==> flow/design.v <==
module mux8to1_8bit( input [7:0] in0,in1,in2,in3,in4,in5,in6,in7, input [2:0] Sel, output reg [7:0] outBus );
	always@(in0 or in1 or in2 or in3 or in4 or in5 or in6 or in7 or Sel)
	case (Sel)
			3'b000: outBus=in0;
			3'b001: outBus=in1;
			3'b010: outBus=in2;
			3'b011: outBus=in3;
			3'b100: outBus=in4;
			3'b101: outBus=in5;
			3'b110: outBus=in6;
			3'b111: outBus=in7;
	endcase
endmodule
module mux4to1_8bit( input [7:0] in0,in1,in2,in3, input [1:0] Sel, output reg [7:0] outBus );
	always@(in0 or in1 or in2 or in3 or Sel)
	case (Sel)
			2'b00: outBus=in0;
			2'b01: outBus=in1;
			2'b10: outBus=in2;
			2'b11: outBus=in3;
	endcase
endmodule
module mux2to1_8bit( input [7:0] in0,in1, input Sel, output reg [7:0] outBus );
	always@(in0 or in1 or Sel)
	case (Sel)
			1'b0: outBus=in0;
			1'b1: outBus=in1;
	endcase
endmodule
module mux8to1_32bit( input [31:0] in0,in1,in2,in3,in4,in5,in6,in7, input [2:0] Sel, output reg [31:0] outBus );
	always@(in0 or in1 or in2 or in3 or in4 or in5 or in6 or in7 or Sel)
	case (Sel)
			3'b000: outBus=in0;
			3'b001: outBus=in1;
			3'b010: outBus=in2;
			3'b011: outBus=in3;
			3'b100: outBus=in4;
			3'b101: outBus=in5;
			3'b110: outBus=in6;
			3'b111: outBus=in7;
	endcase
endmodule
module mux4to1_32bit( input [31:0] in0,in1,in2,in3, input [1:0] Sel, output reg [31:0] outBus );
	always@(in0 or in1 or in2 or in3 or Sel)
	case (Sel)
			2'b00: outBus=in0;
			2'b01: outBus=in1;
			2'b10: outBus=in2;
			2'b11: outBus=in3;
	endcase
endmodule
module mux2to1_32bit( input [31:0] in0,in1, input Sel, output reg [31:0] outBus );
	always@(in0 or in1 or Sel)
	case (Sel)
			1'b0: outBus=in0;
			1'b1: outBus=in1;
	endcase
endmodule
module mux2to1_1bit( input in0, in1, input Sel, output reg outBus );
	always@(in0 or in1 or Sel)
	case (Sel)
			1'b0: outBus=in0;
			1'b1: outBus=in1;
	endcase
endmodule
module signExt3to32( input [2:0] offset, output reg [31:0] signExtOffset);
  always@(offset)
  begin
    case(offset[2])
      1'b0: signExtOffset = { 29'b00000000000000000000000000000, offset};
      1'b1: signExtOffset = { 29'b11111111111111111111111111111, offset};
    endcase
  end
endmodule
module signExt5to32( input [4:0] offset, output reg [31:0] signExtOffset);
  always@(offset)
  begin
    case(offset[4])
      1'b0: signExtOffset = { 27'b000000000000000000000000000, offset};
      1'b1: signExtOffset = { 27'b111111111111111111111111111, offset};
    endcase
  end
endmodule
module signExt8to32( input [7:0] offset, output reg [31:0] signExtOffset);
  always@(offset)
  begin
    case(offset[7])
      1'b0: signExtOffset = { 24'b00000000000000000000000, offset};
      1'b1: signExtOffset = { 24'b111111111111111111111111, offset};
    endcase
  end
endmodule
module signExt11to32( input [10:0] offset, output reg [31:0] signExtOffset);
  always@(offset)
  begin
    case(offset[10])
      1'b0: signExtOffset = { 21'b000000000000000000000, offset};
      1'b1: signExtOffset = { 21'b111111111111111111111, offset};
    endcase
  end
endmodule
module zeroExt8to32( input [7:0] offset, output reg [31:0] zeroExtOffset);
  always@(offset)
  begin
    zeroExtOffset = { 24'b000000000000000000000000, offset};
  end
endmodule
module decoder3to8( input [2:0] encoded, output reg [7:0] decOut);
	always@(encoded)
	begin
		case(encoded)
			3'b000: decOut=8'b00000001; 
			3'b001: decOut=8'b00000010;
			3'b010: decOut=8'b00000100;
			3'b011: decOut=8'b00001000;
			3'b100: decOut=8'b00010000;
			3'b101: decOut=8'b00100000;
			3'b110: decOut=8'b01000000;
			3'b111: decOut=8'b10000000;
		endcase
	end
endmodule
module alu(
		input [31:0] aluIn1, input [31:0] aluIn2, input aluOp, output reg [31:0] aluOut, 
		output reg flag_z, output reg flag_n, output reg flag_c, output reg flag_v
);
 	reg [31:0] signedAluIn2;
	always@(aluIn1 or aluIn2 or aluOp)
	begin
		case(aluOp)
			1'b0: signedAluIn2 = aluIn2;
			1'b1: signedAluIn2 = -aluIn2;
		endcase
		{flag_c,aluOut} = aluIn1 + signedAluIn2;
		flag_z = (aluOut == 0)?1'b1:1'b0;
		flag_n = aluOut[31];
		flag_v = ( (aluIn1[31]==0 && signedAluIn2[31]==0 && aluOut[31]==1 ) || (aluIn1[31]==1 && signedAluIn2[31]==1 && aluOut[31]==0 ) )?1:0;
	end
endmodule
module adder32bit(input [31:0] op1, input [31:0] op2, output reg [31:0] res);
	always@(op1 or op2)
		res = op1 + op2;
endmodule
module D_ff (input clk, input reset, input regWrite, input decOut1b, input d, output reg q);
	always @ (posedge clk)
	begin
	if(reset==1'b1)
		q<=0;
	else
		if(regWrite == 1'b1 && decOut1b==1'b1) begin q<=d; end
	end
endmodule
module register3bit( input clk, input reset, input regWrite, input decOut1b, input [2:0] writeData, output  [2:0] outR );
	D_ff d0(clk, reset, regWrite, decOut1b, writeData[0], outR[0]);
	D_ff d1(clk, reset, regWrite, decOut1b, writeData[1], outR[1]);
	D_ff d2(clk, reset, regWrite, decOut1b, writeData[2], outR[2]);
endmodule
module flagRegister4bit( 
	input clk, input reset, input regWrite, 
	input p4_flag_z, p4_flag_n, p4_flag_c, p4_flag_v,
	output flag_z, flag_n, flag_c, flag_v
);
	register1bit reg_flag_z( clk, reset, regWrite, 1'b1, p4_flag_z, flag_z);
	register1bit reg_flag_n( clk, reset, regWrite, 1'b1, p4_flag_n, flag_n);
	register1bit reg_flag_c( clk, reset, regWrite, 1'b1, p4_flag_c, flag_c);
	register1bit reg_flag_v( clk, reset, regWrite, 1'b1, p4_flag_v, flag_v);
endmodule
module register1bit( input clk, input reset, input regWrite, input decOut1b, input writeData, output  outR );
	D_ff d0(clk, reset, regWrite, decOut1b, writeData, outR);
endmodule
module register8bit( input clk, input reset, input regWrite, input decOut1b, input [7:0] writeData, output  [7:0] outR );
	D_ff d0(clk, reset, regWrite, decOut1b, writeData[0], outR[0]);
	D_ff d1(clk, reset, regWrite, decOut1b, writeData[1], outR[1]);
	D_ff d2(clk, reset, regWrite, decOut1b, writeData[2], outR[2]);
	D_ff d3(clk, reset, regWrite, decOut1b, writeData[3], outR[3]);
	D_ff d4(clk, reset, regWrite, decOut1b, writeData[4], outR[4]);
	D_ff d5(clk, reset, regWrite, decOut1b, writeData[5], outR[5]);
	D_ff d6(clk, reset, regWrite, decOut1b, writeData[6], outR[6]);
	D_ff d7(clk, reset, regWrite, decOut1b, writeData[7], outR[7]);
endmodule
module register16bit( input clk, input reset, input regWrite, input decOut1b, input [15:0] writeData, output  [15:0] outR );
	D_ff d0(clk, reset, regWrite, decOut1b, writeData[0], outR[0]);
	D_ff d1(clk, reset, regWrite, decOut1b, writeData[1], outR[1]);
	D_ff d2(clk, reset, regWrite, decOut1b, writeData[2], outR[2]);
	D_ff d3(clk, reset, regWrite, decOut1b, writeData[3], outR[3]);
	D_ff d4(clk, reset, regWrite, decOut1b, writeData[4], outR[4]);
	D_ff d5(clk, reset, regWrite, decOut1b, writeData[5], outR[5]);
	D_ff d6(clk, reset, regWrite, decOut1b, writeData[6], outR[6]);
	D_ff d7(clk, reset, regWrite, decOut1b, writeData[7], outR[7]);
	D_ff d8(clk, reset, regWrite, decOut1b, writeData[8], outR[8]);
	D_ff d9(clk, reset, regWrite, decOut1b, writeData[9], outR[9]);
	D_ff d10(clk, reset, regWrite, decOut1b, writeData[10], outR[10]);
	D_ff d11(clk, reset, regWrite, decOut1b, writeData[11], outR[11]);
	D_ff d12(clk, reset, regWrite, decOut1b, writeData[12], outR[12]);
	D_ff d13(clk, reset, regWrite, decOut1b, writeData[13], outR[13]);
	D_ff d14(clk, reset, regWrite, decOut1b, writeData[14], outR[14]);
	D_ff d15(clk, reset, regWrite, decOut1b, writeData[15], outR[15]);
endmodule
module register32bit( input clk, input reset, input regWrite, input decOut1b, input [31:0] writeData, output  [31:0] outR );
	D_ff d0(clk, reset, regWrite, decOut1b, writeData[0], outR[0]);
	D_ff d1(clk, reset, regWrite, decOut1b, writeData[1], outR[1]);
	D_ff d2(clk, reset, regWrite, decOut1b, writeData[2], outR[2]);
	D_ff d3(clk, reset, regWrite, decOut1b, writeData[3], outR[3]);
	D_ff d4(clk, reset, regWrite, decOut1b, writeData[4], outR[4]);
	D_ff d5(clk, reset, regWrite, decOut1b, writeData[5], outR[5]);
	D_ff d6(clk, reset, regWrite, decOut1b, writeData[6], outR[6]);
	D_ff d7(clk, reset, regWrite, decOut1b, writeData[7], outR[7]);
	D_ff d8(clk, reset, regWrite, decOut1b, writeData[8], outR[8]);
	D_ff d9(clk, reset, regWrite, decOut1b, writeData[9], outR[9]);
	D_ff d10(clk, reset, regWrite, decOut1b, writeData[10], outR[10]);
	D_ff d11(clk, reset, regWrite, decOut1b, writeData[11], outR[11]);
	D_ff d12(clk, reset, regWrite, decOut1b, writeData[12], outR[12]);
	D_ff d13(clk, reset, regWrite, decOut1b, writeData[13], outR[13]);
	D_ff d14(clk, reset, regWrite, decOut1b, writeData[14], outR[14]);
	D_ff d15(clk, reset, regWrite, decOut1b, writeData[15], outR[15]);
	D_ff d16(clk, reset, regWrite, decOut1b, writeData[16], outR[16]);
	D_ff d17(clk, reset, regWrite, decOut1b, writeData[17], outR[17]);
	D_ff d18(clk, reset, regWrite, decOut1b, writeData[18], outR[18]);
	D_ff d19(clk, reset, regWrite, decOut1b, writeData[19], outR[19]);
	D_ff d20(clk, reset, regWrite, decOut1b, writeData[20], outR[20]);
	D_ff d21(clk, reset, regWrite, decOut1b, writeData[21], outR[21]);
	D_ff d22(clk, reset, regWrite, decOut1b, writeData[22], outR[22]);
	D_ff d23(clk, reset, regWrite, decOut1b, writeData[23], outR[23]);
	D_ff d24(clk, reset, regWrite, decOut1b, writeData[24], outR[24]);
	D_ff d25(clk, reset, regWrite, decOut1b, writeData[25], outR[25]);
	D_ff d26(clk, reset, regWrite, decOut1b, writeData[26], outR[26]);
	D_ff d27(clk, reset, regWrite, decOut1b, writeData[27], outR[27]);
	D_ff d28(clk, reset, regWrite, decOut1b, writeData[28], outR[28]);
	D_ff d29(clk, reset, regWrite, decOut1b, writeData[29], outR[29]);
	D_ff d30(clk, reset, regWrite, decOut1b, writeData[30], outR[30]);
	D_ff d31(clk, reset, regWrite, decOut1b, writeData[31], outR[31]);
endmodule
module register32bit_2WriteData( input clk, input reset, input regWrite1, input regWrite2, input decOut1b, input writeData_sel, input [31:0] writeData_1, input [31:0] writeData_2, output  [31:0] outR );
	wire [31:0] writeData;
	wire regWrite;
	mux2to1_32bit mux_writeData(writeData_1, writeData_2, writeData_sel, writeData);	 
	mux2to1_1bit mux_regWrite(regWrite1, regWrite2,writeData_sel, regWrite);
	D_ff d0(clk, reset, regWrite, decOut1b, writeData[0], outR[0]);
	D_ff d1(clk, reset, regWrite, decOut1b, writeData[1], outR[1]);
	D_ff d2(clk, reset, regWrite, decOut1b, writeData[2], outR[2]);
	D_ff d3(clk, reset, regWrite, decOut1b, writeData[3], outR[3]);
	D_ff d4(clk, reset, regWrite, decOut1b, writeData[4], outR[4]);
	D_ff d5(clk, reset, regWrite, decOut1b, writeData[5], outR[5]);
	D_ff d6(clk, reset, regWrite, decOut1b, writeData[6], outR[6]);
	D_ff d7(clk, reset, regWrite, decOut1b, writeData[7], outR[7]);
	D_ff d8(clk, reset, regWrite, decOut1b, writeData[8], outR[8]);
	D_ff d9(clk, reset, regWrite, decOut1b, writeData[9], outR[9]);
	D_ff d10(clk, reset, regWrite, decOut1b, writeData[10], outR[10]);
	D_ff d11(clk, reset, regWrite, decOut1b, writeData[11], outR[11]);
	D_ff d12(clk, reset, regWrite, decOut1b, writeData[12], outR[12]);
	D_ff d13(clk, reset, regWrite, decOut1b, writeData[13], outR[13]);
	D_ff d14(clk, reset, regWrite, decOut1b, writeData[14], outR[14]);
	D_ff d15(clk, reset, regWrite, decOut1b, writeData[15], outR[15]);
	D_ff d16(clk, reset, regWrite, decOut1b, writeData[16], outR[16]);
	D_ff d17(clk, reset, regWrite, decOut1b, writeData[17], outR[17]);
	D_ff d18(clk, reset, regWrite, decOut1b, writeData[18], outR[18]);
	D_ff d19(clk, reset, regWrite, decOut1b, writeData[19], outR[19]);
	D_ff d20(clk, reset, regWrite, decOut1b, writeData[20], outR[20]);
	D_ff d21(clk, reset, regWrite, decOut1b, writeData[21], outR[21]);
	D_ff d22(clk, reset, regWrite, decOut1b, writeData[22], outR[22]);
	D_ff d23(clk, reset, regWrite, decOut1b, writeData[23], outR[23]);
	D_ff d24(clk, reset, regWrite, decOut1b, writeData[24], outR[24]);
	D_ff d25(clk, reset, regWrite, decOut1b, writeData[25], outR[25]);
	D_ff d26(clk, reset, regWrite, decOut1b, writeData[26], outR[26]);
	D_ff d27(clk, reset, regWrite, decOut1b, writeData[27], outR[27]);
	D_ff d28(clk, reset, regWrite, decOut1b, writeData[28], outR[28]);
	D_ff d29(clk, reset, regWrite, decOut1b, writeData[29], outR[29]);
	D_ff d30(clk, reset, regWrite, decOut1b, writeData[30], outR[30]);
	D_ff d31(clk, reset, regWrite, decOut1b, writeData[31], outR[31]);
endmodule
module pipleline_IF_ID( 
		input clk, input reset, input regWrite, input IF_flush,
		input [15:0] aluInstr, memInstr, input [31:0] pc_plus4, 
		output [15:0] p1_aluInstr, output [15:0] p1_memInstr, output [31:0] p1_pc_plus4
	);
	register16bit reg_aluInstr(clk, reset | IF_flush, regWrite, 1'b1, aluInstr, p1_aluInstr);
	register16bit reg_memInstr(clk, reset | IF_flush, regWrite, 1'b1, memInstr, p1_memInstr);
	register32bit reg_pc_plus4(clk, reset | IF_flush, regWrite, 1'b1, pc_plus4 , p1_pc_plus4);
endmodule
module pipeline_ID_EX( 
		input clk, input reset, input regWrite, input ID_flush, input p2_pipeline_stall,
		input [2:0] alu_rn, alu_rm, alu_rd, mem_rn, mem_rd,
		output [2:0] p2_alu_rn, p2_alu_rm, p2_alu_rd, p2_mem_rn, p2_mem_rd,
		input [31:0] alu_reg_rm, alu_reg_rn, mem_reg_rn, mem_reg_rd, 
		output [31:0] p2_alu_reg_rm, p2_alu_reg_rn, p2_mem_reg_rn, p2_mem_reg_rd, 
		input [31:0] ex_alu_reg_rm, ex_alu_reg_rn, ex_mem_reg_rn, input [7:0] ex_mem_reg_rd,
		input [31:0] alu_sextImm3, mem_sextImm5,
		output [31:0] p2_alu_sextImm3, p2_mem_sextImm5,
		input [31:0] mem_shiftedSext8_branchOffset,	
		output [31:0] p2_mem_shiftedSext8_branchOffset,
		input memRead, memWrite, alu_regWrite, mem_regWrite, flag_regWrite,
		input aluOp, aluSrcB,
		input isBranch, isJump,
		output p2_memRead, p2_memWrite, p2_alu_regWrite, p2_mem_regWrite, p2_flag_regWrite,
		output p2_aluOp, p2_aluSrcB,
		output p2_isBranch, p2_isJump
	);
	wire signal_reset = reset | ID_flush;
	wire valWrite = regWrite | p2_pipeline_stall;
	wire [31:0] v_alu_reg_rn = p2_pipeline_stall ? ex_alu_reg_rn : alu_reg_rn;
	wire [31:0] v_alu_reg_rm = p2_pipeline_stall ? ex_alu_reg_rm : alu_reg_rm;
	wire [31:0] v_mem_reg_rn = p2_pipeline_stall ? ex_mem_reg_rn : mem_reg_rn;
	wire [31:0] v_mem_reg_rd = p2_pipeline_stall ? {24'b0, ex_mem_reg_rd} : mem_reg_rd;
	register3bit reg_alu_rn( clk, reset, regWrite, 1'b1, alu_rn, p2_alu_rn );
	register3bit reg_alu_rm( clk, reset, regWrite, 1'b1, alu_rm, p2_alu_rm );
	register3bit reg_alu_rd( clk, reset, regWrite, 1'b1, alu_rd, p2_alu_rd );
	register3bit reg_mem_rn( clk, reset, regWrite, 1'b1, mem_rn, p2_mem_rn );
	register3bit reg_mem_rd( clk, reset, regWrite, 1'b1, mem_rd, p2_mem_rd );
	register32bit reg_alu_reg_rn( clk, reset, valWrite, 1'b1, v_alu_reg_rn, p2_alu_reg_rn );
	register32bit reg_alu_reg_rm( clk, reset, valWrite, 1'b1, v_alu_reg_rm, p2_alu_reg_rm );
	register32bit reg_mem_reg_rn( clk, reset, valWrite, 1'b1, v_mem_reg_rn, p2_mem_reg_rn );
	register32bit reg_mem_reg_rd( clk, reset, valWrite, 1'b1, v_mem_reg_rd, p2_mem_reg_rd );
	register32bit reg_alu_sextImm3( clk, reset, regWrite, 1'b1, alu_sextImm3, p2_alu_sextImm3 );
	register32bit reg_mem_sextImm5( clk, reset, regWrite, 1'b1, mem_sextImm5, p2_mem_sextImm5 );
	register32bit reg_mem_sextImm8( clk, reset, regWrite, 1'b1, mem_shiftedSext8_branchOffset, p2_mem_shiftedSext8_branchOffset ); 
	register1bit  reg_memRead( clk, signal_reset, regWrite, 1'b1, memRead, p2_memRead);
	register1bit  reg_memWrite( clk, signal_reset, regWrite, 1'b1, memWrite, p2_memWrite);
	register1bit  reg_alu_regWrite( clk, signal_reset, regWrite, 1'b1, alu_regWrite, p2_alu_regWrite);
	register1bit  reg_mem_regWrite( clk, signal_reset, regWrite, 1'b1, mem_regWrite, p2_mem_regWrite);
	register1bit  reg_mem_flag_regWrite( clk, signal_reset, regWrite, 1'b1, flag_regWrite, p2_flag_regWrite);
	register1bit  reg_aluOp( clk, signal_reset, regWrite, 1'b1, aluOp, p2_aluOp);
	register1bit  reg_aluSrcB( clk, signal_reset, regWrite, 1'b1, aluSrcB, p2_aluSrcB);
	register1bit  reg_isBranch( clk, signal_reset, regWrite, 1'b1, isBranch, p2_isBranch);
	register1bit  reg_isJump( clk, signal_reset, regWrite, 1'b1, isJump, p2_isJump);
endmodule
module pipeline_EX_MEM( 
	input clk, reset, regWrite, EX_flush, bubble,
	input p2_memRead, p2_memWrite, p2_alu_regWrite, p2_mem_regWrite, p2_flag_regWrite,
	input [2:0] alu_rd, mem_rd,
	input [7:0] mem_reg_rd,
	input [31:0] alu_aluOut,  mem_address,
	input alu_flag_z, alu_flag_n, alu_flag_c, alu_flag_v,
	output p3_memRead, p3_memWrite, p3_alu_regWrite, p3_mem_regWrite,
	output [2:0] p3_alu_rd, p3_mem_rd,
	output [7:0] p3_mem_reg_rd, 
	output [31:0] p3_alu_aluOut, p3_mem_address,
	output p3_flag_z, p3_flag_n, p3_flag_c, p3_flag_v
);
	wire signal_reset = reset | EX_flush | bubble;
	register1bit  reg_memRead( clk, signal_reset, regWrite, 1'b1, p2_memRead, p3_memRead );
	register1bit  reg_memWrite( clk, signal_reset, regWrite, 1'b1, p2_memWrite, p3_memWrite);
	register1bit  reg_alu_regWrite( clk, signal_reset, regWrite, 1'b1, p2_alu_regWrite, p3_alu_regWrite);
	register1bit  reg_mem_regWrite( clk, signal_reset, regWrite, 1'b1, p2_mem_regWrite, p3_mem_regWrite);
	register3bit reg_alu_rd( clk, reset | EX_flush, regWrite, 1'b1, alu_rd, p3_alu_rd );
	register3bit reg_mem_rd( clk, reset | EX_flush, regWrite, 1'b1, mem_rd, p3_mem_rd );
	register32bit reg_alu_aluOut( clk, reset | EX_flush, regWrite, 1'b1, alu_aluOut, p3_alu_aluOut );
	register8bit reg_mem_reg_rd( clk, reset | EX_flush, regWrite, 1'b1, mem_reg_rd, p3_mem_reg_rd );
	register32bit reg_mem_address( clk, reset | EX_flush, regWrite, 1'b1, mem_address, p3_mem_address );
	register1bit reg_flag_z( clk, reset | EX_flush, regWrite & p2_flag_regWrite & ~bubble , 1'b1, alu_flag_z, p3_flag_z);  
	register1bit reg_flag_n( clk, reset | EX_flush, regWrite & p2_flag_regWrite & ~bubble , 1'b1, alu_flag_n, p3_flag_n);  
	register1bit reg_flag_c( clk, reset | EX_flush, regWrite & p2_flag_regWrite & ~bubble , 1'b1, alu_flag_c, p3_flag_c);  
	register1bit reg_flag_v( clk, reset | EX_flush, regWrite & p2_flag_regWrite & ~bubble , 1'b1, alu_flag_v, p3_flag_v);  
endmodule
module pipeline_MEM_WB(
		input clk, reset, regWrite,
		input p3_alu_regWrite, p3_mem_regWrite,
		input [2:0]  alu_rd, mem_rd,
		input [31:0] alu_aluOut, mem_memOut,
		input p3_flag_z, p3_flag_n, p3_flag_c, p3_flag_v,
		output p4_alu_regWrite, p4_mem_regWrite,
		output [2:0] p4_alu_rd, p4_mem_rd,
		output [31:0] p4_alu_aluOut, p4_mem_memOut,
		output p4_flag_z, p4_flag_n, p4_flag_c, p4_flag_v
);
	register1bit  reg_alu_regWrite( clk, reset, regWrite, 1'b1, p3_alu_regWrite, p4_alu_regWrite);
	register1bit  reg_mem_regWrite( clk, reset, regWrite, 1'b1, p3_mem_regWrite, p4_mem_regWrite);
	register3bit reg_alu_rd( clk, reset, regWrite, 1'b1, alu_rd, p4_alu_rd );
	register3bit reg_mem_rd( clk, reset, regWrite, 1'b1, mem_rd, p4_mem_rd );
	register32bit reg_alu_aluOut( clk, reset, regWrite, 1'b1, alu_aluOut, p4_alu_aluOut );
	register32bit reg_mem_memOut( clk, reset, regWrite, 1'b1, mem_memOut, p4_mem_memOut );
	register1bit reg_flag_z( clk, reset, regWrite , 1'b1, p3_flag_z, p4_flag_z);  
	register1bit reg_flag_n( clk, reset, regWrite , 1'b1, p3_flag_n, p4_flag_n);  
	register1bit reg_flag_c( clk, reset, regWrite , 1'b1, p3_flag_c, p4_flag_c);  
	register1bit reg_flag_v( clk, reset, regWrite , 1'b1, p3_flag_v, p4_flag_v);  
endmodule
module dataMem(input clk, input reset, input regWrite, input [31:0] memAddress, input [7:0] writeData, output hit, output [7:0] memOut);
	assign hit = 1'b1;
	wire [7:0] decOut;
	wire [7:0] outR0, outR1, outR2, outR3, outR4, outR5, outR6, outR7;
	decoder3to8 dm_decoder( memAddress[2:0], decOut);
	register8bit dm0( clk, reset, regWrite, decOut[0], writeData, outR0 );
	register8bit dm1( clk, reset, regWrite, decOut[1], writeData, outR1 );
	register8bit dm2( clk, reset, regWrite, decOut[2], writeData, outR2 );
	register8bit dm3( clk, reset, regWrite, decOut[3], writeData, outR3 );
	register8bit dm4( clk, reset, regWrite, decOut[4], writeData, outR4 );
	register8bit dm5( clk, reset, regWrite, decOut[5], writeData, outR5 );
	register8bit dm6( clk, reset, regWrite, decOut[6], writeData, outR6 );
	register8bit dm7( clk, reset, regWrite, decOut[7], writeData, outR7 );
	mux8to1_8bit dm_mux( outR0, outR1, outR2, outR3, outR4, outR5, outR6, outR7, memAddress[2:0], memOut);
endmodule
module controlCircuit(
		input [6:0] p1_aluOpcode, input [4:0] p1_memOpcode, 
		input p3_flag_v, input p3_flag_n, input p2_isBranch,
		output reg memRead, output reg memWrite, output reg alu_regWrite,output reg mem_regWrite, output reg flag_regWrite,
		output reg aluOp, output reg aluSrcB, 
		output reg isBranch, output reg isJump,output reg [1:0] pcSrc,
		output reg IF_flush, output reg ID_flush, output reg EX_flush
	);
	reg undefined_instruction;
	always @ (*)
	begin
		undefined_instruction = 0;
		aluOp = p1_aluOpcode[5];
		aluSrcB = p1_aluOpcode[6];
		IF_flush=0; ID_flush=0; EX_flush=0; isBranch = 0; isJump = 0;
		case(p1_aluOpcode[4:0])
			5'b00011: 
				begin
					alu_regWrite = 1;	 
					flag_regWrite = 1;
				end
			5'b01000: 
				begin
					alu_regWrite = 0;	 
					flag_regWrite = 1;
				end
			5'b00000:  
				begin
					alu_regWrite = 0;	 
					flag_regWrite = 0;
				end
			default: 
				begin
					alu_regWrite = 0;
					flag_regWrite = 0;
					undefined_instruction = 1;
				end
		endcase
		case(p1_memOpcode[4:0])
			5'b01100:   
				begin
					memRead = 0;
					memWrite = 1;
					mem_regWrite = 0;
				end
			5'b01101:  
				begin
					memRead = 1;
					memWrite = 0;
					mem_regWrite = 1;
				end
			5'b11010:  
				begin
					memRead = 0;
					memWrite = 0;
					mem_regWrite = 0;
					isBranch = 1;
				end
			5'b11110:  
				begin
					memRead = 0;
					memWrite = 0;
					mem_regWrite = 0;
					isJump = 1;
				end
			5'b00000:  
				begin
					memRead = 0;
					memWrite = 0;
					mem_regWrite = 0;
				end
			default:
				begin
					memRead = 0;
					memWrite = 0;
					mem_regWrite = 0; 
					undefined_instruction = 1;
				end
		endcase
		if(p3_flag_v )  
			begin
				pcSrc = 3;
				IF_flush=1; ID_flush=1; EX_flush=1;
			end
		else if(p2_isBranch & p3_flag_n )  
			begin	
				pcSrc = 1;
				IF_flush=1; ID_flush=1;
			end
		else if (isJump)  
			begin
				pcSrc = 2;
				IF_flush=1;
			end
		else if(undefined_instruction)
			begin
				pcSrc = 3;
				IF_flush=1;
			end
		else
			pcSrc = 0;
	end
endmodule
module registerSet( 
		input clk, input reset,
		input alu_regWrite, input mem_regWrite, input [7:0] decOut1, input [7:0] decOut2, 
		input [31:0] writeData_1, input [31:0] writeData_2,  
		output [31:0] outR0,outR1,outR2,outR3,outR4,outR5,outR6,outR7 
	);
	wire [7:0] decOut;
	assign decOut[0] = decOut1[0] | decOut2[0];
	assign decOut[1] = decOut1[1] | decOut2[1];
	assign decOut[2] = decOut1[2] | decOut2[2];
	assign decOut[3] = decOut1[3] | decOut2[3];
	assign decOut[4] = decOut1[4] | decOut2[4];
	assign decOut[5] = decOut1[5] | decOut2[5];
	assign decOut[6] = decOut1[6] | decOut2[6];
	assign decOut[7] = decOut1[7] | decOut2[7];
	register32bit_2WriteData r0 (clk, reset, alu_regWrite, mem_regWrite, decOut[0] , decOut2[0], writeData_1, writeData_2 , outR0 );
	register32bit_2WriteData r1 (clk, reset, alu_regWrite, mem_regWrite, decOut[1] , decOut2[1], writeData_1, writeData_2 , outR1 );
	register32bit_2WriteData r2 (clk, reset, alu_regWrite, mem_regWrite, decOut[2] , decOut2[2], writeData_1, writeData_2 , outR2 );
	register32bit_2WriteData r3 (clk, reset, alu_regWrite, mem_regWrite, decOut[3] , decOut2[3], writeData_1, writeData_2 , outR3 );
	register32bit_2WriteData r4 (clk, reset, alu_regWrite, mem_regWrite, decOut[4] , decOut2[4], writeData_1, writeData_2 , outR4 );
	register32bit_2WriteData r5 (clk, reset, alu_regWrite, mem_regWrite, decOut[5] , decOut2[5], writeData_1, writeData_2 , outR5 );
	register32bit_2WriteData r6 (clk, reset, alu_regWrite, mem_regWrite, decOut[6] , decOut2[6], writeData_1, writeData_2 , outR6 );
	register32bit_2WriteData r7 (clk, reset, alu_regWrite, mem_regWrite, decOut[7] , decOut2[7], writeData_1, writeData_2 , outR7 );
endmodule
module registerFile(
	input clk, input reset, 
	input p4_mem_regWrite, input [2:0] mem_rn, mem_rd, p4_mem_rd, input [31:0] mem_writeData,
	input p4_alu_regWrite, input [2:0] alu_rm, alu_rn, alu_rd, p4_alu_rd, input [31:0] alu_writeData,
	output [31:0] mem_reg_rn, mem_reg_rd, 
	output [31:0] alu_reg_rm, alu_reg_rn
	);
	wire [31:0] outR0,outR1,outR2,outR3,outR4,outR5,outR6,outR7;
	wire [7:0] alu_decOut, mem_decOut;
	decoder3to8 alu_decoder(p4_alu_rd, alu_decOut);
	decoder3to8 mem_decoder(p4_mem_rd, mem_decOut);
	wire [7:0] mem_decOut_we = mem_decOut & {8{p4_mem_regWrite}};
	registerSet rSet0( clk, reset, p4_alu_regWrite, p4_mem_regWrite, alu_decOut, mem_decOut_we, alu_writeData, mem_writeData, outR0,outR1,outR2,outR3,outR4,outR5,outR6,outR7 ); 
	wire [31:0] file_mem_reg_rn, file_mem_reg_rd, file_alu_reg_rn, file_alu_reg_rm;
	mux8to1_32bit mux_mrn( outR0,outR1,outR2,outR3,outR4,outR5,outR6,outR7, mem_rn, file_mem_reg_rn );
	mux8to1_32bit mux_mrd( outR0,outR1,outR2,outR3,outR4,outR5,outR6,outR7, mem_rd, file_mem_reg_rd );
	mux8to1_32bit mux_arn( outR0,outR1,outR2,outR3,outR4,outR5,outR6,outR7,alu_rn, file_alu_reg_rn );
	mux8to1_32bit mux_arm( outR0,outR1,outR2,outR3,outR4,outR5,outR6,outR7,alu_rm, file_alu_reg_rm );
	assign mem_reg_rn = (p4_mem_regWrite && p4_mem_rd == mem_rn) ? mem_writeData : (p4_alu_regWrite && p4_alu_rd == mem_rn) ? alu_writeData : file_mem_reg_rn;
	assign mem_reg_rd = (p4_mem_regWrite && p4_mem_rd == mem_rd) ? mem_writeData : (p4_alu_regWrite && p4_alu_rd == mem_rd) ? alu_writeData : file_mem_reg_rd;
	assign alu_reg_rn = (p4_mem_regWrite && p4_mem_rd == alu_rn) ? mem_writeData : (p4_alu_regWrite && p4_alu_rd == alu_rn) ? alu_writeData : file_alu_reg_rn;
	assign alu_reg_rm = (p4_mem_regWrite && p4_mem_rd == alu_rm) ? mem_writeData : (p4_alu_regWrite && p4_alu_rd == alu_rm) ? alu_writeData : file_alu_reg_rm;
endmodule
module forwarding_unit(
		input p3_alu_regWrite, input p4_alu_regWrite, input p4_mem_regWrite,input p2_alu_regWrite,
		input [2:0] p4_mem_rd, input [2:0] p4_alu_rd, 
		input [2:0] p3_alu_rd, input [2:0] p3_mem_rd,
		input [2:0] p2_mem_rd,input [2:0] p2_alu_rm ,
		input [2:0] p2_alu_rn,input [2:0] p2_mem_rn,
		output reg [1:0] f_alu_reg_rn_sel , output reg [1:0] f_alu_reg_rm_sel, output reg [1:0] f_mem_reg_rn_sel, output reg [1:0] f_mem_reg_rd_sel, output reg f_memStage_mem_rd_sel  
	); 
		always @ (*)
		begin
		f_alu_reg_rn_sel = 0 ; f_alu_reg_rm_sel = 0 ; f_mem_reg_rn_sel = 0 ; f_mem_reg_rd_sel = 0; f_memStage_mem_rd_sel = 0; 
		if( p3_alu_regWrite == 1 && p3_alu_rd != 0 && p3_alu_rd == p2_alu_rn )	 
			f_alu_reg_rn_sel = 1;
		else if( p4_mem_regWrite == 1 && p4_mem_rd != 0 && p4_mem_rd == p2_alu_rn )	 
			f_alu_reg_rn_sel = 3;
		else if( p4_alu_regWrite == 1 && p4_alu_rd != 0 && p4_alu_rd == p2_alu_rn )	 
			f_alu_reg_rn_sel = 2;
		if( p3_alu_regWrite == 1 &&  p3_alu_rd != 0 && p3_alu_rd == p2_alu_rm )	 
			f_alu_reg_rm_sel = 1;
		else if( p4_mem_regWrite == 1 && p4_mem_rd != 0 && p4_mem_rd == p2_alu_rm )	 
			f_alu_reg_rm_sel = 3;
		else if( p4_alu_regWrite == 1 && p4_alu_rd != 0 && p4_alu_rd == p2_alu_rm )	 
			f_alu_reg_rm_sel = 2;
		if( p3_alu_regWrite == 1 &&  p3_alu_rd != 0 && p3_alu_rd == p2_mem_rn )		 
			f_mem_reg_rn_sel = 1;
		else if( p4_mem_regWrite == 1 && p4_mem_rd != 0 && p4_mem_rd == p2_mem_rn )	 
			f_mem_reg_rn_sel = 3;
		else if( p4_alu_regWrite == 1 && p4_alu_rd != 0 && p4_alu_rd == p2_mem_rn )	 
			f_mem_reg_rn_sel = 2;
		if( p3_alu_regWrite == 1 &&  p3_alu_rd != 0 && p3_alu_rd == p2_mem_rd )		 
			f_mem_reg_rd_sel = 1;
		else if( p4_mem_regWrite == 1 && p4_mem_rd != 0 && p4_mem_rd == p2_mem_rd )	 
			f_mem_reg_rd_sel = 3;
		else if( p4_alu_regWrite == 1 && p4_alu_rd != 0 && p4_alu_rd == p2_mem_rd )	 
			f_mem_reg_rd_sel = 2;
		if( p4_mem_regWrite == 1 && p4_mem_rd != 0 && p4_mem_rd == p3_mem_rd )  
			f_memStage_mem_rd_sel = 1;
	end
endmodule
module hazard_detection(
		input p3_mem_regWrite, input [2:0] p3_mem_rd,
		input [2:0] p2_alu_rm, input [2:0] p2_alu_rn, input [2:0] p2_mem_rn,
		output reg PCWrite_HU, output reg p1_regWrite_HU, output reg p2_stall
	);
		always @ (*)	  
		begin
			PCWrite_HU = 1;  p1_regWrite_HU = 1;  p2_stall = 0; 
			if ( p3_mem_regWrite == 1 && p3_mem_rd !=0 && (p2_alu_rm == p3_mem_rd || p2_alu_rn == p3_mem_rd || p2_mem_rn == p3_mem_rd ) )
				begin 
					PCWrite_HU = 0;  
					p1_regWrite_HU = 0;  
					p2_stall = 1; 
				end	
		end
endmodule
module IFStage(
		input clk, input reset, input p1_pipeline_regWrite, input IF_flush,
		input pcWrite, 	input [31:0] pc_branchTarget, pc_jumpTarget, 
		input [1:0] pcSrc,  
		output [15:0] p1_aluInstr, p1_memInstr, 
		output [31:0] p1_pc_plus4,
		output [31:0] imem_addr, input [31:0] imem_data
	);
	wire [31:0] pc_out;
	wire [31:0] pc_writeData;
	register32bit PC( clk, reset, pcWrite, 1'b1, pc_writeData, pc_out );
	wire [31:0] pc_plus4;
	adder32bit adder_pc( pc_out, 32'd4 , pc_plus4 );
	mux4to1_32bit mux_pc_writeData( pc_plus4, pc_branchTarget,  pc_jumpTarget, 32'b00000000_11111111_00000000_11111111, pcSrc, pc_writeData );
	wire [31:0] instr2Word;
	assign imem_addr = pc_out;
	assign instr2Word = imem_data;
	pipleline_IF_ID p1(
		clk, reset, p1_pipeline_regWrite, IF_flush,
		instr2Word[31:16], instr2Word[15:0], pc_plus4, 
		p1_memInstr, p1_aluInstr, p1_pc_plus4 
	);
endmodule
module IDStage(
		input clk, input reset, input p2_pipeline_regWrite, input p2_pipeline_stall,  
		input [15:0] p1_aluInstr, p1_memInstr,
		input p3_flag_v, p3_flag_n,  
		input p4_mem_regWrite, p4_alu_regWrite, 
		input [2:0] p4_alu_rd, p4_mem_rd, 
		input [31:0] p4_alu_writeData, p4_mem_writeData,
		input p4_flag_z, p4_flag_n, p4_flag_c, p4_flag_v,
		input [31:0] ex_alu_reg_rm, ex_alu_reg_rn, ex_mem_reg_rn, input [7:0] ex_mem_reg_rd,
		output [2:0] p2_alu_rm, p2_alu_rn, p2_alu_rd, p2_mem_rn, p2_mem_rd, 
		output [31:0] p2_alu_reg_rm, p2_alu_reg_rn, p2_mem_reg_rn, p2_mem_reg_rd, 
		output [31:0] p2_alu_sext3_imm, p2_mem_sext5_memOffset, p2_mem_shiftedSext8_branchOffset, 		
		output [31:0] mem_shiftedSext11_jumpOffset,
		output flag_z, flag_n, flag_c, flag_v, 	 
		output p2_memRead, p2_memWrite, p2_alu_regWrite, p2_mem_regWrite, p2_flag_regWrite,
		output p2_aluOp, p2_aluSrcB,
		output p2_isBranch, p2_isJump, output [1:0] pcSrc,														 
		output IF_flush, output ID_flush, output EX_flush
	);
	wire [31:0] mem_sext11_jumpOffset, mem_sext8_branchOffset;
	wire [31:0] mem_shiftedSext8_branchOffset;  
	signExt11to32 mem_signExt11( p1_memInstr[15:5], mem_sext11_jumpOffset );
	signExt8to32 mem_signExt8( p1_memInstr[15:8], mem_sext8_branchOffset );
	assign mem_shiftedSext11_jumpOffset = {mem_sext11_jumpOffset[30:0],1'b0};
	assign mem_shiftedSext8_branchOffset = {mem_sext8_branchOffset[30:0],1'b0};	
	wire memRead, memWrite, alu_regWrite, mem_regWrite, flag_regWrite;
	wire aluOp, aluSrcB; 
	wire isBranch, isJump;
	wire alu_undefinedInstruction, mem_undefinedInstruction;
	wire IF_flush_raw, ID_flush_raw;
	controlCircuit ctrlCkt(
		p1_aluInstr[6:0] , p1_memInstr[4:0],
		p3_flag_v, p3_flag_n, p2_isBranch,
		memRead, memWrite, alu_regWrite, mem_regWrite, flag_regWrite,
		aluOp, aluSrcB, 
		isBranch, isJump, pcSrc,
		IF_flush_raw, ID_flush_raw, EX_flush
	);
	wire redirect_ok = p3_flag_v | ~p2_pipeline_stall;
	assign IF_flush = IF_flush_raw & redirect_ok;
	assign ID_flush = ID_flush_raw & redirect_ok;
	wire ID_flush_eff = ID_flush;
	flagRegister4bit flag_register( clk, reset, 1'b1,
		p4_flag_z, p4_flag_n, p4_flag_c, p4_flag_v,
		flag_z, flag_n, flag_c, flag_v
	);
	wire [31:0] alu_reg_rm, alu_reg_rn, mem_reg_rn, mem_reg_rd;
	registerFile rFile( clk, reset, 
		p4_mem_regWrite, p1_memInstr[10:8], p1_memInstr[7:5], p4_mem_rd, p4_mem_writeData,
		p4_alu_regWrite, p1_aluInstr[15:13], p1_aluInstr[12:10], p1_aluInstr[9:7], p4_alu_rd, p4_alu_writeData,
		mem_reg_rn, mem_reg_rd, 
		alu_reg_rm, alu_reg_rn
	);
	wire [31:0] alu_sext3_imm, mem_sext5_memOffset;
	signExt3to32 alu_signExt3( p1_aluInstr[15:13], alu_sext3_imm );
	signExt5to32 mem_signExt5( p1_memInstr[15:11], mem_sext5_memOffset );
	pipeline_ID_EX p2( 
		clk, reset, p2_pipeline_regWrite, ID_flush_eff, p2_pipeline_stall,
		p1_aluInstr[15:13], p1_aluInstr[12:10], p1_aluInstr[9:7], p1_memInstr[10:8], p1_memInstr[7:5],	 
		p2_alu_rm, p2_alu_rn, p2_alu_rd, p2_mem_rn, p2_mem_rd,											 
		alu_reg_rm, alu_reg_rn, mem_reg_rn, mem_reg_rd, 							 
		p2_alu_reg_rm, p2_alu_reg_rn, p2_mem_reg_rn, p2_mem_reg_rd, 				 
		ex_alu_reg_rm, ex_alu_reg_rn, ex_mem_reg_rn, ex_mem_reg_rd,				 
		alu_sext3_imm, mem_sext5_memOffset, 			 
		p2_alu_sext3_imm, p2_mem_sext5_memOffset, 		 
		mem_shiftedSext8_branchOffset,		 
		p2_mem_shiftedSext8_branchOffset,	 
		memRead, memWrite, alu_regWrite, mem_regWrite, flag_regWrite,
		aluOp, aluSrcB, 
		isBranch, isJump, 
		p2_memRead, p2_memWrite, p2_alu_regWrite, p2_mem_regWrite, p2_flag_regWrite,
		p2_aluOp, p2_aluSrcB,
		p2_isBranch, p2_isJump
	);
endmodule
module EXStage(input clk, input reset, input p3_pipeline_regWrite, input EX_flush,
		input p2_memRead, p2_memWrite, p2_alu_regWrite, p2_mem_regWrite, p2_flag_regWrite,
		input p2_aluOp, p2_aluSrcB, 
		input [2:0] p2_alu_rn, p2_alu_rm, p2_alu_rd, p2_mem_rn, p2_mem_rd,
		input [31:0] p2_alu_reg_rm, p2_alu_reg_rn, p2_mem_reg_rn,
		input [7:0] p2_mem_reg_rd, 
		input [31:0] p2_alu_sextImm3, p2_mem_sextImm5,
		input [1:0]	 f_mem_reg_rd_sel, 										 
		input [1:0]  f_mem_reg_rn_sel, f_alu_reg_rm_sel, f_alu_reg_rn_sel,	 
		input [31:0] f_mem_reg_rn_1, f_mem_reg_rn_2, f_mem_reg_rn_3,	 
		input [7:0] f_mem_reg_rd_1, f_mem_reg_rd_2, f_mem_reg_rd_3,		 
		input [31:0] f_alu_reg_rm_1, f_alu_reg_rm_2, f_alu_reg_rm_3,	 
		input [31:0] f_alu_reg_rn_1, f_alu_reg_rn_2, f_alu_reg_rn_3, 	 
		output p3_memRead, p3_memWrite, p3_alu_regWrite, p3_mem_regWrite,
		output [2:0] p3_alu_rd, p3_mem_rd,
		output [7:0] p3_mem_reg_rd,
		output [31:0] p3_alu_aluOut, p3_mem_address,
		output p3_flag_z, p3_flag_n, p3_flag_c, p3_flag_v,
		input stall,
		output [31:0] ex_alu_reg_rm, ex_alu_reg_rn, ex_mem_reg_rn, output [7:0] ex_mem_reg_rd
);
	wire [31:0] selected_mem_reg_rn;
	mux4to1_32bit mux_mem_reg_rn( p2_mem_reg_rn, f_mem_reg_rn_1, f_mem_reg_rn_2, f_mem_reg_rn_3, f_mem_reg_rn_sel, selected_mem_reg_rn );
	wire [7:0] selected_mem_reg_rd;
	mux4to1_8bit mux_mem_reg_rd( p2_mem_reg_rd, f_mem_reg_rd_1, f_mem_reg_rd_2, f_mem_reg_rd_3, f_mem_reg_rd_sel, selected_mem_reg_rd );
	wire [31:0] mem_address;
	adder32bit memAddressAdder(p2_mem_sextImm5, selected_mem_reg_rn, mem_address);
	wire [31:0] aluIn1;
	mux4to1_32bit mux_alu_reg_rn( p2_alu_reg_rn, f_alu_reg_rn_1, f_alu_reg_rn_2, f_alu_reg_rn_3, f_alu_reg_rn_sel, aluIn1 );
	wire [31:0] selected_alu_reg_rm;
	wire [31:0] aluIn2;
	mux4to1_32bit mux_alu_reg_rm( p2_alu_reg_rm, f_alu_reg_rm_1, f_alu_reg_rm_2, f_alu_reg_rm_3, f_alu_reg_rm_sel, selected_alu_reg_rm );
	assign ex_alu_reg_rm = selected_alu_reg_rm;
	assign ex_alu_reg_rn = aluIn1;
	assign ex_mem_reg_rn = selected_mem_reg_rn;
	assign ex_mem_reg_rd = selected_mem_reg_rd;
	mux2to1_32bit mux_alu_rm_imm( selected_alu_reg_rm, p2_alu_sextImm3, p2_aluSrcB, aluIn2 );
	wire [31:0] aluOut;
	wire alu_flag_z, alu_flag_n, alu_flag_c, alu_flag_v;
	alu theALU(
		aluIn1, aluIn2, p2_aluOp, aluOut, 
		alu_flag_z, alu_flag_n, alu_flag_c, alu_flag_v
	);
	pipeline_EX_MEM p3( 
		clk, reset, p3_pipeline_regWrite, EX_flush, stall,
		p2_memRead, p2_memWrite, p2_alu_regWrite, p2_mem_regWrite, p2_flag_regWrite,
		p2_alu_rd, p2_mem_rd,
		p2_mem_reg_rd, 
		aluOut, mem_address,
		alu_flag_z, alu_flag_n, alu_flag_c, alu_flag_v,
		p3_memRead, p3_memWrite, p3_alu_regWrite, p3_mem_regWrite,
		p3_alu_rd, p3_mem_rd,
		p3_mem_reg_rd, 
		p3_alu_aluOut, p3_mem_address,
		p3_flag_z, p3_flag_n, p3_flag_c, p3_flag_v
	);	
endmodule
module MEMStage( 
		input clk, reset, p4_pipeline_regWrite, 
		input p3_memWrite, p3_alu_regWrite, p3_mem_regWrite,
		input [2:0] p3_alu_rd, p3_mem_rd,
		input [7:0] p3_mem_reg_rd, 
		input [31:0] p3_alu_aluOut, p3_mem_address,
		input f_memStage_mem_rd_sel,
		input [7:0] f_memStage_mem_reg_rd,
		input p3_flag_z, p3_flag_n, p3_flag_c, p3_flag_v,
		output p4_alu_regWrite, p4_mem_regWrite,
		output [2:0] p4_alu_rd, p4_mem_rd,
		output [31:0] p4_alu_aluOut, 
		output [31:0] p4_mem_memOut,
		output p4_flag_z, p4_flag_n, p4_flag_c, p4_flag_v
);
	wire [7:0] selected_mem_rd;
	mux2to1_8bit mux_f_memStage_mem_rd( p3_mem_reg_rd, f_memStage_mem_reg_rd, f_memStage_mem_rd_sel, selected_mem_rd );
	wire [7:0] mem_memOut_8bit;
	wire [31:0] mem_memOut;
	wire hit;
	dataMem dataMemory( clk, reset, p3_memWrite, p3_mem_address, selected_mem_rd, hit, mem_memOut_8bit );
	zeroExt8to32 zExt_memOut( mem_memOut_8bit, mem_memOut );
	pipeline_MEM_WB p4( 
		clk, reset, p4_pipeline_regWrite, 
		p3_alu_regWrite, p3_mem_regWrite,
		p3_alu_rd, p3_mem_rd,
		p3_alu_aluOut, mem_memOut,
		p3_flag_z, p3_flag_n, p3_flag_c, p3_flag_v,
		p4_alu_regWrite, p4_mem_regWrite,
		p4_alu_rd, p4_mem_rd,
		p4_alu_aluOut, p4_mem_memOut,
		p4_flag_z, p4_flag_n, p4_flag_c, p4_flag_v
	);
endmodule
module mainModule(
		input clk, input reset,
		output [31:0] imem_addr, input [31:0] imem_data,
		output wb_alu_we, output [2:0] wb_alu_rd, output [31:0] wb_alu_data,
		output wb_mem_we, output [2:0] wb_mem_rd, output [7:0] wb_mem_data,
		output [3:0] flags
	);
	wire IF_flush, ID_flush, EX_flush; 
	wire pcWrite, p1_pipeline_regWrite;
	wire p2_pipeline_regWrite, p2_pipeline_stall;
	wire hu_pcWrite, hu_p1_regWrite, hu_stall;
	wire p3_pipeline_regWrite = 1'b1;
	wire [1:0]  f_mem_reg_rn_sel, f_alu_reg_rm_sel, f_alu_reg_rn_sel;	 
	wire [1:0] f_mem_reg_rd_sel;
	wire f_memStage_mem_rd_sel;
	wire [31:0] p2_pc_branchTarget, pc_jumpTarget; 
	wire [1:0] pcSrc;
	wire [15:0] p1_aluInstr, p1_memInstr;  
	wire [31:0] p1_pc_plus4;
	IFStage the_IFStage(
		clk, reset, p1_pipeline_regWrite, IF_flush, 
		pcWrite, 	p2_pc_branchTarget, pc_jumpTarget, 
		pcSrc,  
		p1_aluInstr, p1_memInstr, p1_pc_plus4,
		imem_addr, imem_data
	);
	wire p2_memRead, p2_memWrite, p2_alu_regWrite, p2_mem_regWrite, p2_flag_regWrite;
	wire p2_aluOp, p2_aluSrcB;
	wire p2_isBranch, p2_isJump; 
	wire p3_memRead, p3_memWrite, p3_alu_regWrite, p3_mem_regWrite;
	wire p4_alu_regWrite, p4_mem_regWrite;
	wire [2:0] p2_alu_rm, p2_alu_rn, p2_alu_rd, p2_mem_rn, p2_mem_rd;
	wire [2:0] p3_alu_rd, p3_mem_rd;
	wire [2:0] p4_alu_rd, p4_mem_rd;
	wire [31:0] p2_alu_reg_rm, p2_alu_reg_rn, p2_mem_reg_rn, p2_mem_reg_rd;  
	wire [31:0] p2_alu_imm, p2_memOffset;
	wire [7:0] p3_mem_reg_rd;
	wire [31:0] p3_alu_aluOut, p3_mem_address;
	wire [31:0] p4_alu_aluOut, p4_mem_memOut;
	wire [31:0] f_mem_reg_rn_1, f_mem_reg_rn_2, f_mem_reg_rn_3;	 
	wire [7:0] f_mem_reg_rd_1, f_mem_reg_rd_2, f_mem_reg_rd_3;		 
	wire [31:0] f_alu_reg_rm_1, f_alu_reg_rm_2, f_alu_reg_rm_3;	 
	wire [31:0] f_alu_reg_rn_1, f_alu_reg_rn_2, f_alu_reg_rn_3; 	 
	wire [7:0] f_memStage_mem_reg_rd;	
	assign f_mem_reg_rn_1 = p3_alu_aluOut; assign f_mem_reg_rn_2 = p4_alu_aluOut; assign f_mem_reg_rn_3 = p4_mem_memOut;
	assign f_alu_reg_rm_1 = p3_alu_aluOut; assign f_alu_reg_rm_2 = p4_alu_aluOut; assign f_alu_reg_rm_3 = p4_mem_memOut;
	assign f_alu_reg_rn_1 = p3_alu_aluOut; assign f_alu_reg_rn_2 = p4_alu_aluOut; assign f_alu_reg_rn_3 = p4_mem_memOut;
	assign f_mem_reg_rd_1 = p3_alu_aluOut[7:0]; assign f_mem_reg_rd_2 = p4_alu_aluOut[7:0]; assign f_mem_reg_rd_3 = p4_mem_memOut[7:0];
	assign f_memStage_mem_reg_rd = p4_mem_memOut[7:0];
	wire [31:0] ex_alu_reg_rm, ex_alu_reg_rn, ex_mem_reg_rn;
	wire [7:0] ex_mem_reg_rd;
	wire flag_z, flag_n, flag_c, flag_v;
	wire p3_flag_z, p3_flag_n, p3_flag_c, p3_flag_v;
	wire p4_flag_z, p4_flag_n, p4_flag_c, p4_flag_v;
	IDStage theIDStage(
		clk, reset, p2_pipeline_regWrite, p2_pipeline_stall,  
		p1_aluInstr, p1_memInstr,
		p3_flag_v, p3_flag_n,  
		p4_mem_regWrite, p4_alu_regWrite,
		p4_alu_rd, p4_mem_rd,  
		p4_alu_aluOut, p4_mem_memOut,
		p4_flag_z, p4_flag_n, p4_flag_c, p4_flag_v,
		ex_alu_reg_rm, ex_alu_reg_rn, ex_mem_reg_rn, ex_mem_reg_rd,
		p2_alu_rm, p2_alu_rn, p2_alu_rd, p2_mem_rn, p2_mem_rd, 
		p2_alu_reg_rm, p2_alu_reg_rn, p2_mem_reg_rn, p2_mem_reg_rd, 
		p2_alu_imm, p2_memOffset, 
		p2_pc_branchTarget, pc_jumpTarget,
		flag_z, flag_n, flag_c, flag_v, 	 
		p2_memRead, p2_memWrite, p2_alu_regWrite, p2_mem_regWrite, p2_flag_regWrite,
		p2_aluOp, p2_aluSrcB,
		p2_isBranch, p2_isJump, pcSrc,															 
		IF_flush, ID_flush, EX_flush
	);
	EXStage theEXStage(clk, reset, p3_pipeline_regWrite, EX_flush,
		p2_memRead, p2_memWrite, p2_alu_regWrite, p2_mem_regWrite, p2_flag_regWrite,
		p2_aluOp, p2_aluSrcB, 
		p2_alu_rn, p2_alu_rm, p2_alu_rd, p2_mem_rn, p2_mem_rd,
		p2_alu_reg_rm, p2_alu_reg_rn, p2_mem_reg_rn, 
		p2_mem_reg_rd[7:0],  									 
		p2_alu_imm, p2_memOffset, 
		f_mem_reg_rd_sel, 										 
		f_mem_reg_rn_sel, f_alu_reg_rm_sel, f_alu_reg_rn_sel,	 
		f_mem_reg_rn_1, f_mem_reg_rn_2, f_mem_reg_rn_3,	 
		f_mem_reg_rd_1, f_mem_reg_rd_2, f_mem_reg_rd_3,	 
		f_alu_reg_rm_1, f_alu_reg_rm_2, f_alu_reg_rm_3,	 
		f_alu_reg_rn_1, f_alu_reg_rn_2, f_alu_reg_rn_3, 	 
		p3_memRead, p3_memWrite, p3_alu_regWrite, p3_mem_regWrite,
		p3_alu_rd, p3_mem_rd,
		p3_mem_reg_rd,
		p3_alu_aluOut, p3_mem_address,
		p3_flag_z, p3_flag_n, p3_flag_c, p3_flag_v,
		p2_pipeline_stall,
		ex_alu_reg_rm, ex_alu_reg_rn, ex_mem_reg_rn, ex_mem_reg_rd
	);
	MEMStage theMEMStage( 
		clk, reset, 1'b1,
		p3_memWrite, p3_alu_regWrite, p3_mem_regWrite,
		p3_alu_rd, p3_mem_rd,
		p3_mem_reg_rd, 
		p3_alu_aluOut, p3_mem_address,
		f_memStage_mem_rd_sel,
		f_memStage_mem_reg_rd[7:0],
		p3_flag_z, p3_flag_n, p3_flag_c, p3_flag_v,
		p4_alu_regWrite, p4_mem_regWrite,
		p4_alu_rd, p4_mem_rd,
		p4_alu_aluOut,
		p4_mem_memOut,
		p4_flag_z, p4_flag_n, p4_flag_c, p4_flag_v
	);
	forwarding_unit the_forwarding_unit(
		p3_alu_regWrite, p4_alu_regWrite, p4_mem_regWrite, p2_alu_regWrite,
		p4_mem_rd, p4_alu_rd, 
		p3_alu_rd, p3_mem_rd,
		p2_mem_rd, p2_alu_rm ,
		p2_alu_rn, p2_mem_rn,
		f_alu_reg_rn_sel , f_alu_reg_rm_sel, f_mem_reg_rn_sel, f_mem_reg_rd_sel, f_memStage_mem_rd_sel  
	); 	
	 hazard_detection the_hazard_detection(
		p3_mem_regWrite, p3_mem_rd,
		p2_alu_rm, p2_alu_rn, p2_mem_rn,
		hu_pcWrite, hu_p1_regWrite, hu_stall
	);	
	assign p2_pipeline_stall = hu_stall & ~p3_flag_v;
	assign pcWrite = ~p2_pipeline_stall;
	assign p1_pipeline_regWrite = ~p2_pipeline_stall;
	assign p2_pipeline_regWrite = ~p2_pipeline_stall;
	assign wb_alu_we = p4_alu_regWrite;
	assign wb_alu_rd = p4_alu_rd;
	assign wb_alu_data = p4_alu_aluOut;
	assign wb_mem_we = p4_mem_regWrite;
	assign wb_mem_rd = p4_mem_rd;
	assign wb_mem_data = p4_mem_memOut[7:0];
	assign flags = {flag_z, flag_n, flag_c, flag_v};
endmodule
-- Reports on mainModule
Tool output for the design above, in the order of the flow.
Lines are those of the file above, counted from 1.
Operators carry their Yosys type and port widths (W data, S select, Z words).
Cell names lack the library's common part.
The mark n/a stands for no value.
- top module: mainModule
- clock: clk
- standard-cell library: sky130hd
- timing corner: tt_025C_1v80

-- After elaboration
Source: Yosys, flattened and elaborated, memories not mapped. Widths are those after wreduce. Print and check cells do not count. Equal cells are merged and count once.
Yosys's memory passes give these memory sizes; they may raise the number of words (mostly to a power of two), join words into wider ones and drop unused or constant bits.
- memory cells at 3
- noted ROM bits: 192
- bits in latches at 0
- noted cells after elaboration: 965
- bits of input ports at 34
- clocked read ports x word width at 24
- flip-flop bits (word level) at 688
- noted RAM bits: 0
- shift-type cells: 0
- muxes and demuxes: 83
- noted $mul: 0
- noted reductions and logical operators: 69
- div/mod/pow operators: 0
- noted $lt $le $gt $ge: 0
- bitwise operators: 37
- noted equality and inequality tests: 81
- $add $sub $neg at 4
- memories (memory ; depth ; bits a word ; read ports ; write ports ; RTL line ; RTL):
    (no name shown) ; 8 ; 8 ; 1 ; 0 ; 111 ; case(encoded)
    (no name shown) ; 8 ; 8 ; 1 ; 0 ; 111 ;
    (no name shown) ; 8 ; 8 ; 1 ; 0 ; 111 ;
- operator list (operator ; count):
    $pmux W32 S2 ; 12
    $pmux W32 S8 ; 3
    $pmux W32 S4 ; 4
    $mux W32 ; 9
    $pmux W8 S8 ; 2
    $pmux W31 S2 ; 2
    $eq A3 B3 Y1 ; 24
    $eq A3 B3 Y1 const B ; 20
    $logic_and A1 B1 Y1 ; 46
    $add A32 B32 Y33 ; 1
    $add A32 B3 Y32 const B ; 1
    $neg A32 Y32 ; 1
    $logic_not A32 Y1 ; 1
    $mux W2 ; 16
    $eq A3 B2 Y1 const B ; 10
    $pmux W8 S3 ; 1
    $mux W8 ; 3
    $eq A2 B2 Y1 const B ; 10
    $mux W1 ; 19
    $not A1 Y1 ; 18
    $pmux W8 S2 ; 1
    $pmux W1 S2 ; 8
    $eq A3 B1 Y1 const B ; 5
    $logic_not A3 Y1 ; 5
    $eq A5 B4 Y1 const B ; 3
    $or A1 B1 Y1 ; 13
    $reduce_bool A3 Y1 ; 4
    $eq A2 B1 Y1 const B ; 5
Not listed: further kinds 13, cells in them 27.

-- Longest topological paths
Depth = most cells in a row (Yosys ltp): at word level without a register or memory, in the mapped netlist without a sequential cell, where the memories' decode and read muxes count.
- word-level depth at 16
- noted ABC_AREA: 0
- gate-level depth with buffers: 28
- noted gate-level depth less buffers: 24

-- Netlist
Source: synth_stat.txt of the flow (Yosys; design flattened, memories mapped). It holds for the ABC_AREA given above (unset counts as 0); a run with the other value may have another netlist.
Totals and module areas in this step are rounded.
- sequential part of the area at 12500 µm²
- flip-flops: 622
- mapped cells at 4433
- chip area (Yosys): 33800 µm²
- cells by type (cell type ; count):
    dfxtp_1 ; 622
    nand2_1 ; 885
    a21oi_1 ; 441
    clkbuf_1 ; 371
    nor2_1 ; 338
    o21ai_0 ; 194
    mux2i_1 ; 92
    a211oi_1 ; 108
    a22oi_1 ; 105
    a311oi_1 ; 80
    buf_4 ; 86
    a221oi_1 ; 71
    xnor2_1 ; 71
    xor2_1 ; 59
    a22o_1 ; 56
    ha_1 ; 36
    nand4_1 ; 63
    o211ai_1 ; 47
Other cell types: 66; their cells: 708.
By module: a second synthesis without flattening, with its own total; a netlist apart from the flattened one above.
- cells (unflattened synthesis): 7034
- area total of the unflattened synthesis: 67600 µm²
Rows give one instance, submodules left out.
- by module (module ; instances ; seq. area (µm²) ; cells ; area (µm²)):
    D_ff ; 830 ; 20.0 ; 4 ; 43.8
    mux8to1_32bit ; 4 ; 0.0 ; 306 ; 2240
    mux2to1_32bit ; 9 ; 0.0 ; 36 ; 544
    adder32bit ; 2 ; 0.0 ; 241 ; 1740
    mux4to1_32bit ; 4 ; 0.0 ; 39 ; 815
    registerFile ; 1 ; 0.0 ; 615 ; 3090
    alu ; 1 ; 0.0 ; 366 ; 2550
    pipeline_ID_EX ; 1 ; 0.0 ; 145 ; 1470
    forwarding_unit ; 1 ; 0.0 ; 72 ; 592
    mux8to1_8bit ; 1 ; 0.0 ; 39 ; 568
    zeroExt8to32 ; 1 ; 0.0 ; 33 ; 244
    signExt11to32 ; 1 ; 0.0 ; 32 ; 240
    signExt3to32 ; 1 ; 0.0 ; 32 ; 240
    signExt5to32 ; 1 ; 0.0 ; 32 ; 240
Further modules, not shown: 24.

-- Path before layout
OpenSTA on the mapped netlist: ideal clock, no wires. The path of least setup slack (recovery checks aside). Input and output delay are each 20% of the period. Register names are those of the netlist, which keeps one name where synthesis merged equal registers.
- path type: register -> register
- start: reg theEXStage.p3.reg_alu_rd.d2.q
- end: reg theEXStage.p3.reg_flag_z.d0.q
- path slack: 3547 ps
- path buffers: 4
- delay of the path at 6453 ps
- arrival time: 6384 ps
- setup time at 69 ps
- time at the first pin at 0 ps
- noted stages: 28
- noted clock period: 10000 ps
- period reached after synthesis: 6453 ps
"delay of the path" = arrival - input delay + setup time.
"stages" counts driving pins, that of a launching flip-flop among them; a cell with two outputs on the path counts twice.
"period reached after synthesis" is the clock period less the worst setup slack; recovery checks do not enter. This is arithmetic on one report: input and output delays are still those of the set period (20% each).
The rows between start and end are the longest chain of elaborated cells between them; the timing report does not say that the signal goes this way. Where chains are equally long, one stands for them.
A line is the first line of the expression or statement that the cell stems from. Yosys adds cells for indexed reads and writes and turns some case tables into memories.
- cell sequence: dfxtp_1 clkbuf_1 xnor2_1 and4_1 clkbuf_1 clkbuf_1 o221ai_1 mux2i_1 ha_1 inv_1 nor3_2 a31o_1 o211ai_1 or3_1 a211oi_1 o21bai_1 ha_1 clkbuf_1 and4_1 nand3_1 nor3_1 a211oi_1 nand2_1 xor2_1 or4_1 or4_1 or4_1 o21ai_1
- length of the longest elaborated chain at 12
- noted elaborated cells on any way between the ends: 24
- those cells by class: add/sub: 2; eq/ne: 8; mux: 7; reduce/logical: 7
- ends and longest elaborated chain, post-synthesis (element ; RTL line ; RTL):
    start, declared ; 144 ; module D_ff (input clk, input reset, input regWrite, input decOut1b, input d, output reg q);
    start, assigned ; 148 ; q<=0;
    start, assigned ; 150 ; if(regWrite == 1'b1 && decOut1b==1'b1) begin q<=d; end
    $reduce_bool A3 Y1 ; 558 ; if( p3_alu_regWrite == 1 && p3_alu_rd != 0 && p3_alu_rd == p2_alu_rm )
    $logic_and A1 B1 Y1 x2 ; 558 ;
    $mux W2 ; 558 ;
    $eq A2 B2 Y1 ; 45 ; case (Sel)
    $pmux W32 S4 ; 45 ;
    $pmux W32 S2 ; 54 ; case (Sel)
    $neg A32 Y32 ; 132 ; 1'b1: signedAluIn2 = -aluIn2;
    $pmux W32 S2 ; 130 ; case(aluOp)
    $add A32 B32 Y33 ; 134 ; {flag_c,aluOut} = aluIn1 + signedAluIn2;
    $logic_not A32 Y1 ; 135 ; flag_z = (aluOut == 0)?1'b1:1'b0;
    $mux W1 ; 135 ;
    end, assigned ; 148 ;
    end, assigned ; 150 ;
    end, declared ; 144 ;

-- Path in the finished layout
From the final timing report of flow run 2: the path of least setup slack in the routed layout; clock arrival at registers is part of the times.
The report prints the path's times to 10 ps; the period is as set.
- path type: register -> register
- start: reg theMEMStage.p4.reg_mem_rd.d1.q
- end: reg theEXStage.p3.reg_flag_z.d0.q
- path slack: 470 ps
- path buffers: 1
- noted clock period: 8250 ps
- noted stages: 26
- setup time at 60 ps
- time at the first pin at 630 ps
- arrival time: 8370 ps
The rows between start and end are the longest chain of elaborated cells between them; the timing report does not say that the signal goes this way. Where chains are equally long, one stands for them.
- cell sequence: dfxtp_1 buf_4 o31a_1 nand4_1 nand3_1 o221ai_1 mux2i_1 ha_1 inv_1 nor3_2 a31o_1 o211ai_1 or3_1 a211oi_1 o21bai_1 ha_1 and4_1 nand3_1 nor3_1 a211oi_1 nand2_1 xor2_1 or4_1 or4_1 or4_1 o21ai_1
- length of the longest elaborated chain at 13
- noted elaborated cells on any way between the ends: 26
- those cells by class: add/sub: 2; eq/ne: 8; mux: 9; reduce/logical: 7
- ends and longest elaborated chain, after layout (element ; RTL line ; RTL):
    start, declared ; 144 ; module D_ff (input clk, input reset, input regWrite, input decOut1b, input d, output reg q);
    start, assigned ; 148 ; q<=0;
    start, assigned ; 150 ; if(regWrite == 1'b1 && decOut1b==1'b1) begin q<=d; end
    $reduce_bool A3 Y1 ; 560 ; else if( p4_mem_regWrite == 1 && p4_mem_rd != 0 && p4_mem_rd == p2_alu_rm )
    $logic_and A1 B1 Y1 x2 ; 560 ;
    $mux W2 ; 560 ;
    $mux W2 ; 558 ; if( p3_alu_regWrite == 1 && p3_alu_rd != 0 && p3_alu_rd == p2_alu_rm )
    $eq A2 B2 Y1 ; 45 ; case (Sel)
    $pmux W32 S4 ; 45 ;
    $pmux W32 S2 ; 54 ; case (Sel)
    $neg A32 Y32 ; 132 ; 1'b1: signedAluIn2 = -aluIn2;
    $pmux W32 S2 ; 130 ; case(aluOp)
    $add A32 B32 Y33 ; 134 ; {flag_c,aluOut} = aluIn1 + signedAluIn2;
    $logic_not A32 Y1 ; 135 ; flag_z = (aluOut == 0)?1'b1:1'b0;
    $mux W1 ; 135 ;
    end, assigned ; 148 ;
    end, assigned ; 150 ;
    end, declared ; 144 ;

==> runs of mainModule <==
Design mainModule on sky130hd. What follows are 4 stored runs of the flow, each under its own settings; their order means nothing. The constraints put input and output delay at 20% of the set period each and load the outputs with 0.01 pF.
"clock period reached": clock period set for the run, less the worst setup slack. It is reckoned from that one timing run; input and output delays stay at 20% of the period that was set.
By "critical setup path time" is meant the share of the clock period that the worst setup path is allowed (20% is reserved at inputs, 20% at outputs), minus its slack. Clock arrival times at its registers enter into it.
"total power after layout" is the tool's figure for a default switching activity; nothing was simulated.
"critical setup path time" is known to 10 ps.
The results are shown rounded.

Flow run 1
Settings were CAP_MARGIN = 35; CELL_PAD_IN_SITES_DETAIL_PLACEMENT = 1; CELL_PAD_IN_SITES_GLOBAL_PLACEMENT = 3; CORE_ASPECT_RATIO = 1.07; CORE_MARGIN = 2; CORE_UTILIZATION = 67; CTS_CLUSTER_DIAMETER = 245; CTS_CLUSTER_SIZE = 19; MIN_ROUTING_LAYER = met1; PLACE_DENSITY = 0.89; SETUP_SLACK_MARGIN = -0.75; period_ns = 10.2; SLEW_MARGIN = 20
- no results, placement failed with GPL-0301

Flow run 2
Settings were CORE_UTILIZATION = 40; PLACE_DENSITY = 0.6; period_ns = 8.25; CAP_MARGIN = 20; CORE_MARGIN = 2; SLEW_MARGIN = 20
- synthesized cell area: 33800 µm²
- die outline area at 86700 µm²
- standard-cell area after layout at 37200 µm²
- utilization after layout at 44.5 %
- smallest setup slack at 468 ps
- final setup TNS at 0 ps
- final worst hold slack: 432 ps
- total power after layout at 0.0113 W
- clock period reached at 7782 ps
- critical setup path time at 7780 ps
- type of the worst setup path: register -> register

Flow run 3
Settings were ABC_AREA = 0; CELL_PAD_IN_SITES_GLOBAL_PLACEMENT = 2; CORE_ASPECT_RATIO = 1.07; CORE_UTILIZATION = 34; MIN_ROUTING_LAYER = met2; period_ns = 9.64; CAP_MARGIN = 20; CORE_MARGIN = 2; SLEW_MARGIN = 20
- synthesized cell area: 33800 µm²
- die outline area at 102000 µm²
- standard-cell area after layout at 38100 µm²
- utilization after layout at 38.8 %
- smallest setup slack at 1270 ps
- final setup TNS at 0 ps
- final worst hold slack: 432 ps
- total power after layout at 0.0107 W
- clock period reached at 8369 ps
- critical setup path time at 8370 ps
- type of the worst setup path: register -> register

Flow run 4
Settings were CORE_UTILIZATION = 40; PLACE_DENSITY = 0.6; period_ns = 11.5; CAP_MARGIN = 20; CORE_MARGIN = 2; SLEW_MARGIN = 20
- synthesized cell area: 33800 µm²
- die outline area at 86700 µm²
- standard-cell area after layout at 37000 µm²
- utilization after layout at 44.3 %
- smallest setup slack at 3190 ps
- final setup TNS at 0 ps
- final worst hold slack: 435 ps
- total power after layout at 0.00802 W
- clock period reached at 8310 ps
- critical setup path time at 8310 ps
- type of the worst setup path: register -> register
